==> flow/design.v <==
module LASER (
    input CLK,
    input RST,
    input [3:0] X,
    input [3:0] Y,
    output reg [3:0] C1X,
    output reg [3:0] C1Y,
    output reg [3:0] C2X,
    output reg [3:0] C2Y,
    output reg DONE);
  parameter DATA_WIDTH      = 4;
  parameter VALID_POINT_NUM = 40;
  parameter VALID_POINT_NUM_BY_FOUR = 10;
  parameter ITER_NUM        = 4;
  parameter VALID_PTS_WIDTH       = 6;
  parameter RADIUS = 4;
  integer idx,depth;
  reg[6:0] currentState, nextState;
  localparam IDLE         = 7'b0000001;
  localparam RD_DATA      = 7'b0000010;
  localparam FIRST_TRY_C1 = 7'b0000100;
  localparam FIND_C2      = 7'b0001000;
  localparam FIND_C1      = 7'b0010000;
  localparam EVAL         = 7'b0100000;
  localparam FINISH         = 7'b1000000;
  wire state_IDLE         = currentState[0];
  wire state_RD_DATA      = currentState[1];
  wire state_FIRST_TRY_C1 = currentState[2];
  wire state_FIND_C2      = currentState[3];
  wire state_FIND_C1      = currentState[4];
  wire state_EVAL         = currentState[5];
  wire state_DONE         = currentState[6];
  reg[5:0] valid_pts_cnt;
  reg[DATA_WIDTH-1:0] row_ptr,col_ptr;
  reg[2:0] iters_cnt ;
  wire[1:0] rd_data_in_switch = valid_pts_cnt[1:0];
  reg[VALID_PTS_WIDTH-1:0] curr_valid_Num_acc_ff;
  reg[VALID_PTS_WIDTH-1:0] best_Num_ff;
  reg[DATA_WIDTH-1:0] bestC1X_ff,bestC1Y_ff,bestC2X_ff,bestC2Y_ff;
  reg[DATA_WIDTH-1:0] valid_pts_X_cir_buf[0:VALID_POINT_NUM_BY_FOUR-1][0:3];
  reg[DATA_WIDTH-1:0] valid_pts_Y_cir_buf[0:VALID_POINT_NUM_BY_FOUR-1][0:3];
  reg [VALID_PTS_WIDTH-1:0] det_inside_C1;
  reg [VALID_PTS_WIDTH-1:0] det_inside_C2;
  reg [VALID_PTS_WIDTH-1:0] curr_valid_Num_acc_wr;
  wire[3:0] pt_is_in;
  wire[DATA_WIDTH-1:0] current_validX1 = valid_pts_X_cir_buf[VALID_POINT_NUM_BY_FOUR-1][0];
  wire[DATA_WIDTH-1:0] current_validY1 = valid_pts_Y_cir_buf[VALID_POINT_NUM_BY_FOUR-1][0];
  wire[DATA_WIDTH-1:0] current_validX2 = valid_pts_X_cir_buf[VALID_POINT_NUM_BY_FOUR-1][1];
  wire[DATA_WIDTH-1:0] current_validY2 = valid_pts_Y_cir_buf[VALID_POINT_NUM_BY_FOUR-1][1];
  wire[DATA_WIDTH-1:0] current_validX3 = valid_pts_X_cir_buf[VALID_POINT_NUM_BY_FOUR-1][2];
  wire[DATA_WIDTH-1:0] current_validY3 = valid_pts_Y_cir_buf[VALID_POINT_NUM_BY_FOUR-1][2];
  wire[DATA_WIDTH-1:0] current_validX4 = valid_pts_X_cir_buf[VALID_POINT_NUM_BY_FOUR-1][3];
  wire[DATA_WIDTH-1:0] current_validY4 = valid_pts_Y_cir_buf[VALID_POINT_NUM_BY_FOUR-1][3];
  wire rd_data_done_f        = valid_pts_cnt == (VALID_POINT_NUM-1) && state_RD_DATA;
  wire valid_pts_traversed_f = valid_pts_cnt == (VALID_POINT_NUM_BY_FOUR-1) &&
       (state_FIND_C1 || state_FIND_C2 || state_FIRST_TRY_C1) ;
  wire first_try_done_f      = row_ptr == 15 && col_ptr == 15
       && state_FIRST_TRY_C1 && valid_pts_traversed_f;
  wire find_C2_done_f      = row_ptr == 15 && col_ptr == 15 && state_FIND_C2;
  wire find_C1_done_f      = row_ptr == 15 && col_ptr == 15 && state_FIND_C1;
  wire value_converged_f   = curr_valid_Num_acc_ff == best_Num_ff && state_EVAL;
  wire iters_done_f        = iters_cnt == ITER_NUM-1;
  always @(posedge CLK)
  begin
    if(RST)
    begin
      currentState <= RD_DATA;
    end
    else
    begin
      currentState <= nextState;
    end
  end
  always @(*)
  begin
    case (currentState)
      IDLE    :
      begin
        nextState            = RD_DATA;
      end
      RD_DATA :
      begin
        nextState            = rd_data_done_f   ? FIRST_TRY_C1 : RD_DATA;
      end
      FIRST_TRY_C1 :
      begin
        nextState            = first_try_done_f ? FIND_C2 : FIRST_TRY_C1;
      end
      FIND_C2 :
      begin
        nextState            = find_C2_done_f ? FIND_C1 : FIND_C2;
      end
      FIND_C1 :
      begin
        nextState            =  find_C1_done_f ? EVAL : FIND_C1;
      end
      EVAL    :
      begin
        nextState            = (iters_done_f || value_converged_f) ? FINISH:FIND_C2;
      end
      FINISH    :
      begin
        nextState            = IDLE;
      end
      default :
      begin
        nextState            = IDLE;
      end
    endcase
  end
  always @(posedge CLK)
  begin
    if(RST)
    begin
      row_ptr <= 0;
      col_ptr <= 0;
    end
    else if(state_IDLE || currentState != nextState)
    begin
      row_ptr <= 0;
      col_ptr <= 0;
    end
    else
    begin
      if(first_try_done_f || find_C1_done_f || find_C2_done_f)
      begin
        row_ptr  <= 0;
        col_ptr  <= 0;
      end
      else
      begin
        row_ptr  <= (col_ptr == 15) && valid_pts_traversed_f ?
                 row_ptr+1 : row_ptr ;
        col_ptr  <= valid_pts_traversed_f ?
                 ((col_ptr==15) ? 0 :col_ptr+1) : col_ptr;
      end
    end
  end
  always @(posedge CLK)
  begin
    if(RST)
    begin
      valid_pts_cnt <= 0;
    end
    else if(state_IDLE || currentState != nextState || valid_pts_traversed_f)
    begin
      valid_pts_cnt <= 0;
    end
    else if(state_RD_DATA)
    begin
      valid_pts_cnt <= valid_pts_cnt + 1;
    end
    else if(state_FIND_C1 || state_FIND_C2 || state_FIRST_TRY_C1)
    begin
      valid_pts_cnt <= valid_pts_cnt + 1;
    end
    else
    begin
      valid_pts_cnt <= valid_pts_cnt;
    end
  end
  always @(posedge CLK)
  begin
    if(RST)
    begin
      iters_cnt <= 0;
    end
    else if(state_IDLE)
    begin
      iters_cnt <= 0;
    end
    else if(find_C1_done_f)
    begin
      iters_cnt <= iters_cnt + 1;
    end
    else
    begin
      ;
    end
  end
  always @(posedge CLK)
  begin
    if(state_RD_DATA)
    begin
      for ( depth = 0 ; depth < 4 ; depth = depth + 1)
        for(idx = 1 ; idx < VALID_POINT_NUM_BY_FOUR ; idx = idx+1)
        begin
          if(rd_data_in_switch==2'b00)
          begin
            valid_pts_X_cir_buf[idx][depth] <= valid_pts_X_cir_buf[idx-1][depth];
            valid_pts_Y_cir_buf[idx][depth] <= valid_pts_Y_cir_buf[idx-1][depth];
          end
        end
      case(rd_data_in_switch)
        2'b00:
        begin
          valid_pts_X_cir_buf[0][0] <= X;
          valid_pts_Y_cir_buf[0][0] <= Y;
        end
        2'b01:
        begin
          valid_pts_X_cir_buf[0][1] <= X;
          valid_pts_Y_cir_buf[0][1] <= Y;
        end
        2'b10:
        begin
          valid_pts_X_cir_buf[0][2] <= X;
          valid_pts_Y_cir_buf[0][2] <= Y;
        end
        2'b11:
        begin
          valid_pts_X_cir_buf[0][3] <= X;
          valid_pts_Y_cir_buf[0][3] <= Y;
        end
        default:
        begin
          valid_pts_X_cir_buf[0][0] <= 0;
          valid_pts_Y_cir_buf[0][0] <= 0;
        end
      endcase
    end
    else if((state_FIND_C1 || state_FIRST_TRY_C1 || state_FIND_C2))
    begin
      for(depth = 0 ;depth < 4 ; depth= depth + 1)
        for(idx = 1 ; idx < VALID_POINT_NUM_BY_FOUR ; idx = idx+1)
        begin
          valid_pts_X_cir_buf[idx][depth] <= valid_pts_X_cir_buf[idx-1][depth];
          valid_pts_Y_cir_buf[idx][depth] <= valid_pts_Y_cir_buf[idx-1][depth];
          valid_pts_X_cir_buf[0][depth] <= valid_pts_X_cir_buf[VALID_POINT_NUM_BY_FOUR-1][depth];
          valid_pts_Y_cir_buf[0][depth] <= valid_pts_Y_cir_buf[VALID_POINT_NUM_BY_FOUR-1][depth];
        end
    end
    else
    begin
      ;
    end
  end
  always @(posedge CLK)
  begin
    if(RST)
    begin
      bestC1X_ff <= 0;
      bestC1Y_ff <= 0;
      bestC2X_ff <= 0;
      bestC2Y_ff <= 0;
      best_Num_ff <= 0;
    end
    else if(state_IDLE)
    begin
      bestC1X_ff <= 0;
      bestC1Y_ff <= 0;
      bestC2X_ff <= 0;
      bestC2Y_ff <= 0;
      best_Num_ff <= 0;
    end
    else if(state_FIRST_TRY_C1 || state_FIND_C1)
    begin
      if(curr_valid_Num_acc_wr >= best_Num_ff)
      begin
        bestC1X_ff <= col_ptr;
        bestC1Y_ff <= row_ptr;
        best_Num_ff <= curr_valid_Num_acc_wr;
      end
      else
      begin
        ;
      end
    end
    else if(state_FIND_C2)
    begin
      if(curr_valid_Num_acc_wr >= best_Num_ff)
      begin
        bestC2X_ff <= col_ptr;
        bestC2Y_ff <= row_ptr;
        best_Num_ff <= curr_valid_Num_acc_wr;
      end
      else
      begin
        ;
      end
    end
    else
    begin
      bestC1X_ff <= bestC1X_ff;
      bestC1Y_ff <= bestC1Y_ff;
      bestC2X_ff <= bestC2X_ff;
      bestC2Y_ff <= bestC2Y_ff;
      best_Num_ff <= best_Num_ff;
    end
  end
  always @(posedge CLK)
  begin
    if(RST)
    begin
      C1X <= 0;
      C1Y <= 0;
      C2X <= 0;
      C2Y <= 0;
      DONE <= 0;
    end
    else if(state_IDLE)
    begin
      C1X <= 0;
      C1Y <= 0;
      C2X <= 0;
      C2Y <= 0;
      DONE <= 0;
    end
    else if(state_DONE)
    begin
      C1X <= bestC1X_ff;
      C1Y <= bestC1Y_ff;
      C2X <= bestC2X_ff;
      C2Y <= bestC2Y_ff;
      DONE <= 1;
    end
    else
    begin
      ;
    end
  end
  reg[DATA_WIDTH-1:0] C1_Xin;
  reg[DATA_WIDTH-1:0] C1_Yin;
  wire[DATA_WIDTH-1:0] C1_Xin_feed = C1_Xin;
  wire[DATA_WIDTH-1:0] C1_Yin_feed = C1_Yin;
  reg[DATA_WIDTH-1:0] C2_Xin;
  reg[DATA_WIDTH-1:0] C2_Yin;
  wire[DATA_WIDTH-1:0] C2_Xin_feed = C2_Xin;
  wire[DATA_WIDTH-1:0] C2_Yin_feed = C2_Yin;
  always @(*)
  begin:DET_IN_INPUTS
    if(state_FIRST_TRY_C1)
    begin
      C1_Xin = col_ptr;
      C1_Yin = row_ptr;
      C2_Xin = col_ptr;
      C2_Yin = row_ptr;
    end
    else if(state_FIND_C1)
    begin
      C1_Xin = col_ptr;
      C1_Yin = row_ptr;
      C2_Xin = bestC2X_ff;
      C2_Yin = bestC2Y_ff;
    end
    else if(state_FIND_C2)
    begin
      C1_Xin = bestC1X_ff;
      C1_Yin = bestC1Y_ff;
      C2_Xin = col_ptr;
      C2_Yin = row_ptr;
    end
    else
    begin
      C1_Xin = 0;
      C1_Yin = 0;
      C2_Xin = 0;
      C2_Yin = 0;
    end
  end
  always @(posedge CLK )
  begin
    if(RST)
    begin
      curr_valid_Num_acc_ff <= 0;
    end
    else if(state_IDLE || valid_pts_traversed_f||currentState!=nextState)
    begin
      curr_valid_Num_acc_ff <= 0;
    end
    else if(state_FIND_C1 || state_FIND_C2 || state_FIRST_TRY_C1)
    begin
      curr_valid_Num_acc_ff <= curr_valid_Num_acc_wr;
    end
    else
    begin
      curr_valid_Num_acc_ff <= curr_valid_Num_acc_ff;
    end
  end
  always @(*)
  begin
    curr_valid_Num_acc_wr = (pt_is_in[0] + pt_is_in[1]) + (pt_is_in[2] +pt_is_in[3])
                          + curr_valid_Num_acc_ff;
  end
  det_inside
    #(
      .RADIUS (RADIUS )
    )
    u_det_inside0(
      .circle1X (C1_Xin_feed ),
      .circle1Y (C1_Yin_feed ),
      .circle2X (C2_Xin_feed ),
      .circle2Y (C2_Yin_feed ),
      .validX   (current_validX1),
      .validY   (current_validY1),
      .pt_is_in (pt_is_in[0] )
    );
  det_inside
    #(
      .RADIUS (RADIUS )
    )
    u_det_inside1(
      .circle1X (C1_Xin_feed ),
      .circle1Y (C1_Yin_feed ),
      .circle2X (C2_Xin_feed ),
      .circle2Y (C2_Yin_feed ),
      .validX   (current_validX2),
      .validY   (current_validY2),
      .pt_is_in (pt_is_in[1] )
    );
  det_inside
    #(
      .RADIUS (RADIUS )
    )
    u_det_inside2(
      .circle1X (C1_Xin_feed ),
      .circle1Y (C1_Yin_feed ),
      .circle2X (C2_Xin_feed ),
      .circle2Y (C2_Yin_feed ),
      .validX   (current_validX3   ),
      .validY   (current_validY3  ),
      .pt_is_in (pt_is_in[2] )
    );
  det_inside
    #(
      .RADIUS (RADIUS )
    )
    u_det_inside3(
      .circle1X (C1_Xin_feed ),
      .circle1Y (C1_Yin_feed ),
      .circle2X (C2_Xin_feed ),
      .circle2Y (C2_Yin_feed ),
      .validX   (current_validX4   ),
      .validY   (current_validY4   ),
      .pt_is_in (pt_is_in[3] )
    );
endmodule
module det_inside(input[3:0] circle1X,
                    input[3:0] circle1Y,
                    input[3:0] circle2X,
                    input[3:0] circle2Y,
                    input[3:0] validX,
                    input[3:0] validY,
                    output pt_is_in);
  parameter RADIUS = 4;
  reg det_inside_C1,det_inside_C2;
  wire signed[4:0] dispC1X = validX - circle1X;
  reg[3:0] absDispC1X;
  wire signed[4:0] dispC1Y = validY - circle1Y;
  reg[3:0] absDispC1Y;
  wire signed[4:0] dispC2X = validX - circle2X;
  reg[3:0] absDispC2X;
  wire signed[4:0] dispC2Y = validY - circle2Y;
  reg[3:0] absDispC2Y;
  always @(*)
  begin: absoulute
    if(dispC1X > 0)
    begin
      absDispC1X = dispC1X;
    end
    else
    begin
      absDispC1X = ~dispC1X+1;
    end
    if(dispC1Y > 0)
    begin
      absDispC1Y = dispC1Y;
    end
    else
    begin
      absDispC1Y = ~dispC1Y+1;
    end
    if(dispC2X > 0)
    begin
      absDispC2X = dispC2X;
    end
    else
    begin
      absDispC2X = ~dispC2X+1;
    end
    if(dispC2Y > 0)
    begin
      absDispC2Y = dispC2Y;
    end
    else
    begin
      absDispC2Y = ~dispC2Y+1;
    end
  end
  always@(*)
  begin: DET_INSIDE
    det_inside_C1 = ((absDispC1X == RADIUS) && (absDispC1Y == 0))
                  || ((absDispC1X == 0) && (absDispC1Y == RADIUS))
                  || (((absDispC1X <= RADIUS - 1) && (absDispC1Y <= RADIUS - 1))
                      && ~((absDispC1X == RADIUS - 1) && (absDispC1Y == RADIUS - 1)));
    det_inside_C2 = ((absDispC2X == RADIUS) && (absDispC2Y == 0))
                  || ((absDispC2X == 0) && (absDispC2Y == RADIUS))
                  || (((absDispC2X <= RADIUS - 1) && (absDispC2Y <= RADIUS - 1))
                      && ~((absDispC2X == RADIUS - 1) && (absDispC2Y == RADIUS - 1)));
  end
  assign pt_is_in = det_inside_C1 || det_inside_C2;
endmodule
Ticket comment

Tool chain data of LASER:

Tool output for the design above before and after an edit, in the order of the flow.
Lines under "before" count in the file above, lines under "after" in the edited file.
"difference": "after" minus "before" as printed here.
Operators: Yosys type, input widths -> output width; for muxes data width and select width s.
Cell names lack the library's common part.
Not given: n/a

* top module: LASER
* clock port: CLK
* library: sky130hd
* library corner: tt_025C_1v80

The edit:

Unified diff, file above to edited file.
A script made this edit. It changes what the design does and was not meant as an optimisation.

```diff
@@ -396,17 +396,5 @@
       .pt_is_in (pt_is_in[0] )
     );
-  det_inside
-    #(
-      .RADIUS (RADIUS )
-    )
-    u_det_inside1(
-      .circle1X (C1_Xin_feed ),
-      .circle1Y (C1_Yin_feed ),
-      .circle2X (C2_Xin_feed ),
-      .circle2Y (C2_Yin_feed ),
-      .validX   (current_validX2),
-      .validY   (current_validY2),
-      .pt_is_in (pt_is_in[1] )
-    );
+  assign pt_is_in[1] = 0;
   det_inside
     #(
```

Word level:

Source: Yosys, flattened and elaborated. Widths are those after wreduce. Registers that Yosys merges into a memory's read port (data or address) are not register bits. Print and check cells do not count. Equal cells are merged and count once.

Word-level totals
* register bits: before 389, after 309, difference -80
* bits of input ports: before 10, after 10, difference 0
* elaborated cells: before 636, after 499, difference -137

Cells by class
* add/sub/neg operators: before 40, after 31, difference -9
* order comparisons: before 33, after 25, difference -8
* eq/ne operators: before 52, after 42, difference -10
* multiplexer cells: before 280, after 216, difference -64
* bitwise logic cells: before 25, after 19, difference -6
* reduce/logical cells: before 110, after 90, difference -20

Operators with widths
* $mux 4: before 270, after 206, difference -64
* $logic_and 1x1->1: before 49, after 39, difference -10
* $logic_or 1x1->1: before 31, after 26, difference -5
* $add 4x2->4 const B: before 16, after 12, difference -4
* $eq 4x2->1 const B: before 16, after 12, difference -4
* $eq 4x3->1 const B: before 16, after 12, difference -4
* $gt 5x1->1 const B: before 16, after 12, difference -4
* $le 4x2->1 const B: before 16, after 12, difference -4
* $logic_not 4->1: before 16, after 12, difference -4
* $not 4->4: before 16, after 12, difference -4
* $sub 4x4->5: before 16, after 12, difference -4
* $not 1->1: before 9, after 7, difference -2
* $reduce_and 2->1: before 5, after 4, difference -1
* $ne 2x1->1 const B: before 4, after 3, difference -1
* $add 1x1->2: before 2, after 1, difference -1
* $add 2x2->3: before 1, after 0, difference -1
* $eq 2x1->1 const B: before 1, after 0, difference -1
* $add 1x2->3: before 0, after 1, difference +1

Operator kinds equal on both sides are left out: 28.

Depth:

Yosys ltp: most cells in a row. Word level: on the elaborated netlist, between registers, memories and ports. Mapped: between sequential cells and ports; inverters and the memories' decode and read muxes count.

Logic depth
* depth in word-level cells: before 20, after 20, difference 0
* ABC_AREA: before 0, after 0
* mapped depth: before 34, after 33, difference -1
* gate-level depth less buffers: before 32, after 29, difference -3

Netlist:

Source: synth_stat.txt of the flow (Yosys; design flattened, memories mapped). It holds for the ABC_AREA given above (unset counts as 0); a run with the other value may have another netlist.

Cells by type
* edfxtp_1: before 320, after 240, difference -80
* nand2_1: before 70, after 99, difference +29
* xnor2_1: before 72, after 46, difference -26
* ha_1: before 99, after 78, difference -21
* mux2i_1: before 52, after 33, difference -19
* nor2_1: before 110, after 96, difference -14
* maj3_1: before 27, after 13, difference -14
* inv_1: before 88, after 76, difference -12
* a21oi_1: before 55, after 67, difference +12
* clkbuf_1: before 26, after 35, difference +9
* a22oi_1: before 10, after 3, difference -7
* a21o_1: before 6, after 13, difference +7
* nor2b_1: before 14, after 8, difference -6
* nor4_1: before 12, after 6, difference -6
* o21a_1: before 9, after 3, difference -6
* nand3_1: before 24, after 20, difference -4
* nor3_1: before 20, after 16, difference -4
* o21bai_1: before 5, after 1, difference -4

Cell types equal on both sides are left out: 12.
Not every row of either side is listed.

Synthesis totals
* cell count: before 1380, after 1243, difference -137
* mapped area (um^2): before 17782.1, after 14709.1, difference -3073.0
* flip-flops: before 389, after 309, difference -80

The figures by module come from a second, unflattened synthesis with its own total; it is not the netlist above.

Second synthesis, totals
* cells (unflattened synthesis): before 1441, after 1291, difference -150
* area (unflattened synthesis) (um^2): before 18201.2, after 15117.0, difference -3084.2

Rows give one instance, submodules left out.

By module, before
* LASER: instances 1, cells 809, area 13496.7 um^2, sequential area 10990.5 um^2
* det_inside #(RADIUS=4): instances 4, cells 158, area 1176.1 um^2, sequential area 0.0 um^2

By module, after
* LASER: instances 1, cells 730, area 11108.2 um^2, sequential area 8588.2 um^2
* det_inside #(RADIUS=4): instances 3, cells 187, area 1336.3 um^2, sequential area 0.0 um^2

Timing after synthesis:

Path of least setup slack by OpenSTA after synthesis, without wires, with an ideal clock, recovery checks aside; 20% of the period is set as input and as output delay. Where synthesis merged equal registers, the netlist keeps one of their names.

Timing after synthesis
* path kind: before flip-flop to flip-flop, after flip-flop to flip-flop
* from: before register currentState[2], after register currentState[2]
* to: before register valid_pts_X_cir_buf, after register valid_pts_X_cir_buf
* period (ns): before 6.5, after 6.5, difference 0.0
* setup time (ns): before 0.685, after 0.884, difference +0.199
* arrival (ns): before 7.802, after 11.816, difference +4.014
* path slack (ns): before -1.988, after -6.200, difference -4.212
* path delay (ns): before 8.487, after 12.700, difference +4.213
* stages on the path: before 7, after 6, difference -1
* buffers on the path: before 2, after 2, difference 0
* period reached after synthesis (ns): before 8.488, after 12.7, difference +4.212

"path delay" is the arrival time less input delay plus setup time.
"stages on the path": output pins that drive a net of the path, with the launching flip-flop's if there is one; two outputs of one cell count as two.
"period reached after synthesis" = period - worst setup slack (recovery checks aside). The figure is calculated, with input and output delays left at 20% of the set period.
Where an end lacks its bit number, it is one bit of the signal, or one of the new flip-flops if synthesis recoded a state register.
The rows between start and end are the longest chain of elaborated cells between them; the timing report does not say that the signal goes this way. Where chains are equally long, one stands for them.
A line is the first line of the expression or statement that the cell stems from. Yosys adds cells for indexed reads and writes and turns some case tables into memories.
A register here has more assigning lines than the two given.
before: The path ends at the enable pin of a flip-flop; only ways to that pin are counted.

On the way, after synthesis, before:
* path through: dfxtp_1 > buf_2 > clkbuf_1 > or2_2 > nor2_2 > nand2_1 > o21a_1
* length of the longest elaborated chain: 4
* elaborated cells between the ends (all ways): 4
* classes of those cells: 4 x reduce/logical

Ends and longest elaborated chain, after synthesis, before
* start, declared: RTL line 18 `reg[6:0] currentState, nextState;`
* start, assigned: RTL line 67 `currentState <= RD_DATA;`
* start, assigned: RTL line 71 `currentState <= nextState;`
* $logic_or 1x1->1 x2: RTL line 222 `else if((state_FIND_C1 || state_FIRST_TRY_C1 || state_FIND_C2))`
* $reduce_bool 2->1
* $reduce_and 2->1
* end, assigned: RTL line 227 `valid_pts_X_cir_buf[idx][depth] <= valid_pts_X_cir_buf[idx-1][depth];`
* end, assigned: RTL line 229 `valid_pts_X_cir_buf[0][depth] <= valid_pts_X_cir_buf[VALID_POINT_NUM_BY_FOUR-1][depth];`
* end, declared: RTL line 40 `reg[DATA_WIDTH-1:0] valid_pts_X_cir_buf[0:VALID_POINT_NUM_BY_FOUR-1][0:3];`

after: The path ends at the enable pin of a flip-flop; only ways to that pin are counted.

On the way, after synthesis, after:
* path through: dfxtp_1 > buf_2 > or3_1 > clkbuf_1 > nor2_1 > a21oi_1
* length of the longest elaborated chain: 4
* elaborated cells between the ends (all ways): 4
* classes of those cells: 4 x reduce/logical

Ends and longest elaborated chain, after synthesis, after
* start, declared: RTL line 18 `reg[6:0] currentState, nextState;`
* start, assigned: RTL line 67 `currentState <= RD_DATA;`
* start, assigned: RTL line 71 `currentState <= nextState;`
* $logic_or 1x1->1 x2: RTL line 222 `else if((state_FIND_C1 || state_FIRST_TRY_C1 || state_FIND_C2))`
* $reduce_bool 2->1
* $reduce_and 2->1
* end, assigned: RTL line 227 `valid_pts_X_cir_buf[idx][depth] <= valid_pts_X_cir_buf[idx-1][depth];`
* end, assigned: RTL line 229 `valid_pts_X_cir_buf[0][depth] <= valid_pts_X_cir_buf[VALID_POINT_NUM_BY_FOUR-1][depth];`
* end, declared: RTL line 40 `reg[DATA_WIDTH-1:0] valid_pts_X_cir_buf[0:VALID_POINT_NUM_BY_FOUR-1][0:3];`

Worst path after layout:

From the final timing report of the runs of pair 1: the path of least setup slack in the routed layout; clock arrival at registers is part of the times.

Timing post-layout
* path kind: before flip-flop to flip-flop, after flip-flop to flip-flop
* from: before register currentState[3], after register currentState[4]
* to: before register (no name shown), after register (no name shown)
* period (ns): before 6.5, after 6.5, difference 0.0
* setup time (ns): before 0.14, after 0.15, difference +0.01
* arrival (ns): before 6.63, after 6.59, difference -0.04
* path slack (ns): before 0.25, after 0.27, difference +0.02
* stages on the path: before 28, after 31, difference +3
* buffers on the path: before 2, after 2, difference 0

The rows between start and end are the longest chain of elaborated cells between them; the timing report does not say that the signal goes this way. Where chains are equally long, one stands for them.

On the way, post-layout, before:
* path through: dfxtp_1 > nor2b_4 > or2_1 > buf_6 > a22o_4 > buf_4 > ha_2 > maj3_1 > maj3_2 > xnor2_4 > a31oi_1 > mux2_1 > nand4_1 > a32oi_2 > fa_1 > fa_2 > inv_2 > fa_1 > ha_1 > a21o_1 > a21oi_2 > nor2b_1 > o21ai_1 > nand2b_1 > a21oi_4 > nor2_4 > mux2i_1 > nor2_1
* length of the longest elaborated chain: 18
* elaborated cells between the ends (all ways): 230
* classes of those cells: 36 x add/sub; 33 x compare; 32 x eq/ne; 28 x mux; 24 x logic; 77 x reduce/logical

Ends and longest elaborated chain, post-layout, before
* start, declared: RTL line 18 `reg[6:0] currentState, nextState;`
* start, assigned: RTL line 67 `currentState <= RD_DATA;`
* start, assigned: RTL line 71 `currentState <= nextState;`
* $mux 4: RTL line 346 `else if(state_FIND_C2)`
* $mux 4: RTL line 339 `else if(state_FIND_C1)`
* $mux 4: RTL line 332 `if(state_FIRST_TRY_C1)`
* $sub 4x4->5: RTL line 447 `wire signed[4:0] dispC1X = validX - circle1X;`
* $not 4->4: RTL line 463 `absDispC1X = ~dispC1X+1;`
* $add 4x2->4: RTL line 463
* $mux 4: RTL line 457 `if(dispC1X > 0)`
* [4 not listed]
* $logic_or 1x1->1: RTL line 492 `det_inside_C1 = ((absDispC1X == RADIUS) && (absDispC1Y == 0))`
* $logic_or 1x1->1: RTL line 501 `assign pt_is_in = det_inside_C1 || det_inside_C2;`
* $add 1x1->2: RTL line 382 `curr_valid_Num_acc_wr = (pt_is_in[0] + pt_is_in[1]) + (pt_is_in[2] +pt_is_in[3])`
* $add 2x2->3: RTL line 382
* $add 3x6->6: RTL line 382
* $ge 6x6->1: RTL line 271
* $reduce_and 3->1
* end, assigned: RTL line 274
* end, assigned: RTL line 287
* end, declared: RTL line 39

Nets of the timed path that keep an RTL name, with a line that drives or declares them; the list need not be complete.

Named nets, post-layout, before (RTL line)
* curr_valid_Num_acc_wr[1]: 382

On the way, post-layout, after:
* path through: dfxtp_4 > nand2b_1 > nand2_2 > a22o_1 > buf_4 > ha_1 > inv_1 > ha_1 > inv_1 > ha_2 > nor2_2 > nor2_1 > a32oi_1 > o211ai_1 > maj3_1 > o22ai_1 > a32oi_1 > fa_1 > inv_1 > ha_1 > fa_1 > ha_1 > a21o_1 > a21o_1 > a21o_1 > a21o_1 > a21oi_2 > buf_4 > nor2_1 > nand2_1 > a21oi_1
* length of the longest elaborated chain: 19
* elaborated cells between the ends (all ways): 176
* classes of those cells: 27 x add/sub; 25 x compare; 24 x eq/ne; 23 x mux; 18 x logic; 59 x reduce/logical

Ends and longest elaborated chain, post-layout, after
* start, declared: RTL line 18 `reg[6:0] currentState, nextState;`
* start, assigned: RTL line 67 `currentState <= RD_DATA;`
* start, assigned: RTL line 71 `currentState <= nextState;`
* $mux 4: RTL line 339 `else if(state_FIND_C1)`
* $mux 4: RTL line 332 `if(state_FIRST_TRY_C1)`
* $sub 4x4->5: RTL line 435 `wire signed[4:0] dispC1X = validX - circle1X;`
* $not 4->4: RTL line 451 `absDispC1X = ~dispC1X+1;`
* $add 4x2->4: RTL line 451
* $mux 4: RTL line 445 `if(dispC1X > 0)`
* $eq 4x2->1: RTL line 483 `&& ~((absDispC1X == RADIUS - 1) && (absDispC1Y == RADIUS - 1)));`
* [5 not listed]
* $add 1x1->2: RTL line 382 `curr_valid_Num_acc_wr = (pt_is_in[0] + pt_is_in[1]) + (pt_is_in[2] +pt_is_in[3])`
* $add 1x2->3: RTL line 382
* $add 3x6->6: RTL line 382
* $ge 6x6->1: RTL line 271
* $mux 6: RTL line 271
* $mux 6: RTL line 269 `else if(state_FIND_C2)`
* $mux 6: RTL line 256 `else if(state_FIRST_TRY_C1 || state_FIND_C1)`
* end, assigned: RTL line 262
* end, assigned: RTL line 275
* end, declared: RTL line 38

Named nets, post-layout, after (RTL line)
* curr_valid_Num_acc_wr[1]: 382

Flow runs:

Both versions went through the flow (Yosys, OpenROAD) with the same settings in each pair. Constraints: input delay and output delay 20% of the set period each, output load 0.01 pF.

Settings, pair 1:
* period_ns: 6.5
* CAP_MARGIN: 20
* CORE_MARGIN: 2
* CORE_UTILIZATION: 40
* SLEW_MARGIN: 20

Final reports, pair 1
* area of the synthesized netlist (um^2): before 17782.1, after 14709.1, difference -3073.0
* die size (um^2): before 46158.4, after 38322.0, difference -7836.4
* standard-cell area after layout (um^2): before 21384.3, after 17037.6, difference -4346.7
* utilization after routing: before 0.486, after 0.468, difference -0.018
* worst setup slack after layout (ns): before 0.249, after 0.271, difference +0.022
* total negative setup slack (ns): before 0.000, after 0.000, difference 0.000
* worst hold slack after layout (ns): before 0.411, after 0.414, difference +0.003
* power (W): before 0.011103, after 0.007754, difference -0.003349
* period achieved (ns): before 6.251, after 6.229, difference -0.022

Settings, pair 2:
* CORE_UTILIZATION: 38
* CTS_CLUSTER_SIZE: 10
* GPL_TIMING_DRIVEN: 1
* MAX_ROUTING_LAYER: met5
* PLACE_DENSITY_LB_ADDON: 0.19
* SETUP_SLACK_MARGIN: 1.87
* TNS_END_PERCENT: 85
* period_ns: 8.9
* CAP_MARGIN: 20
* CORE_MARGIN: 2
* SLEW_MARGIN: 20

Final reports, pair 2
* area of the synthesized netlist (um^2): before 17782.1, after 14709.1, difference -3073.0
* die size (um^2): before 48540.9, after 40298.6, difference -8242.3
* standard-cell area after layout (um^2): before 20334.5, after 16668.5, difference -3666.0
* utilization after routing: before 0.439, after 0.433, difference -0.006
* worst setup slack after layout (ns): before 2.212, after 2.195, difference -0.017
* total negative setup slack (ns): before 0.000, after 0.000, difference 0.000
* worst hold slack after layout (ns): before 0.411, after 0.401, difference -0.010
* power (W): before 0.007609, after 0.005591, difference -0.002018
* period achieved (ns): before 6.688, after 6.705, difference +0.017

"period achieved": clock period set for the run, less the worst setup slack. It is reckoned from that one timing run; input and output delays stay at 20% of the period that was set.
"power" is the tool's figure for a default switching activity; nothing was simulated.
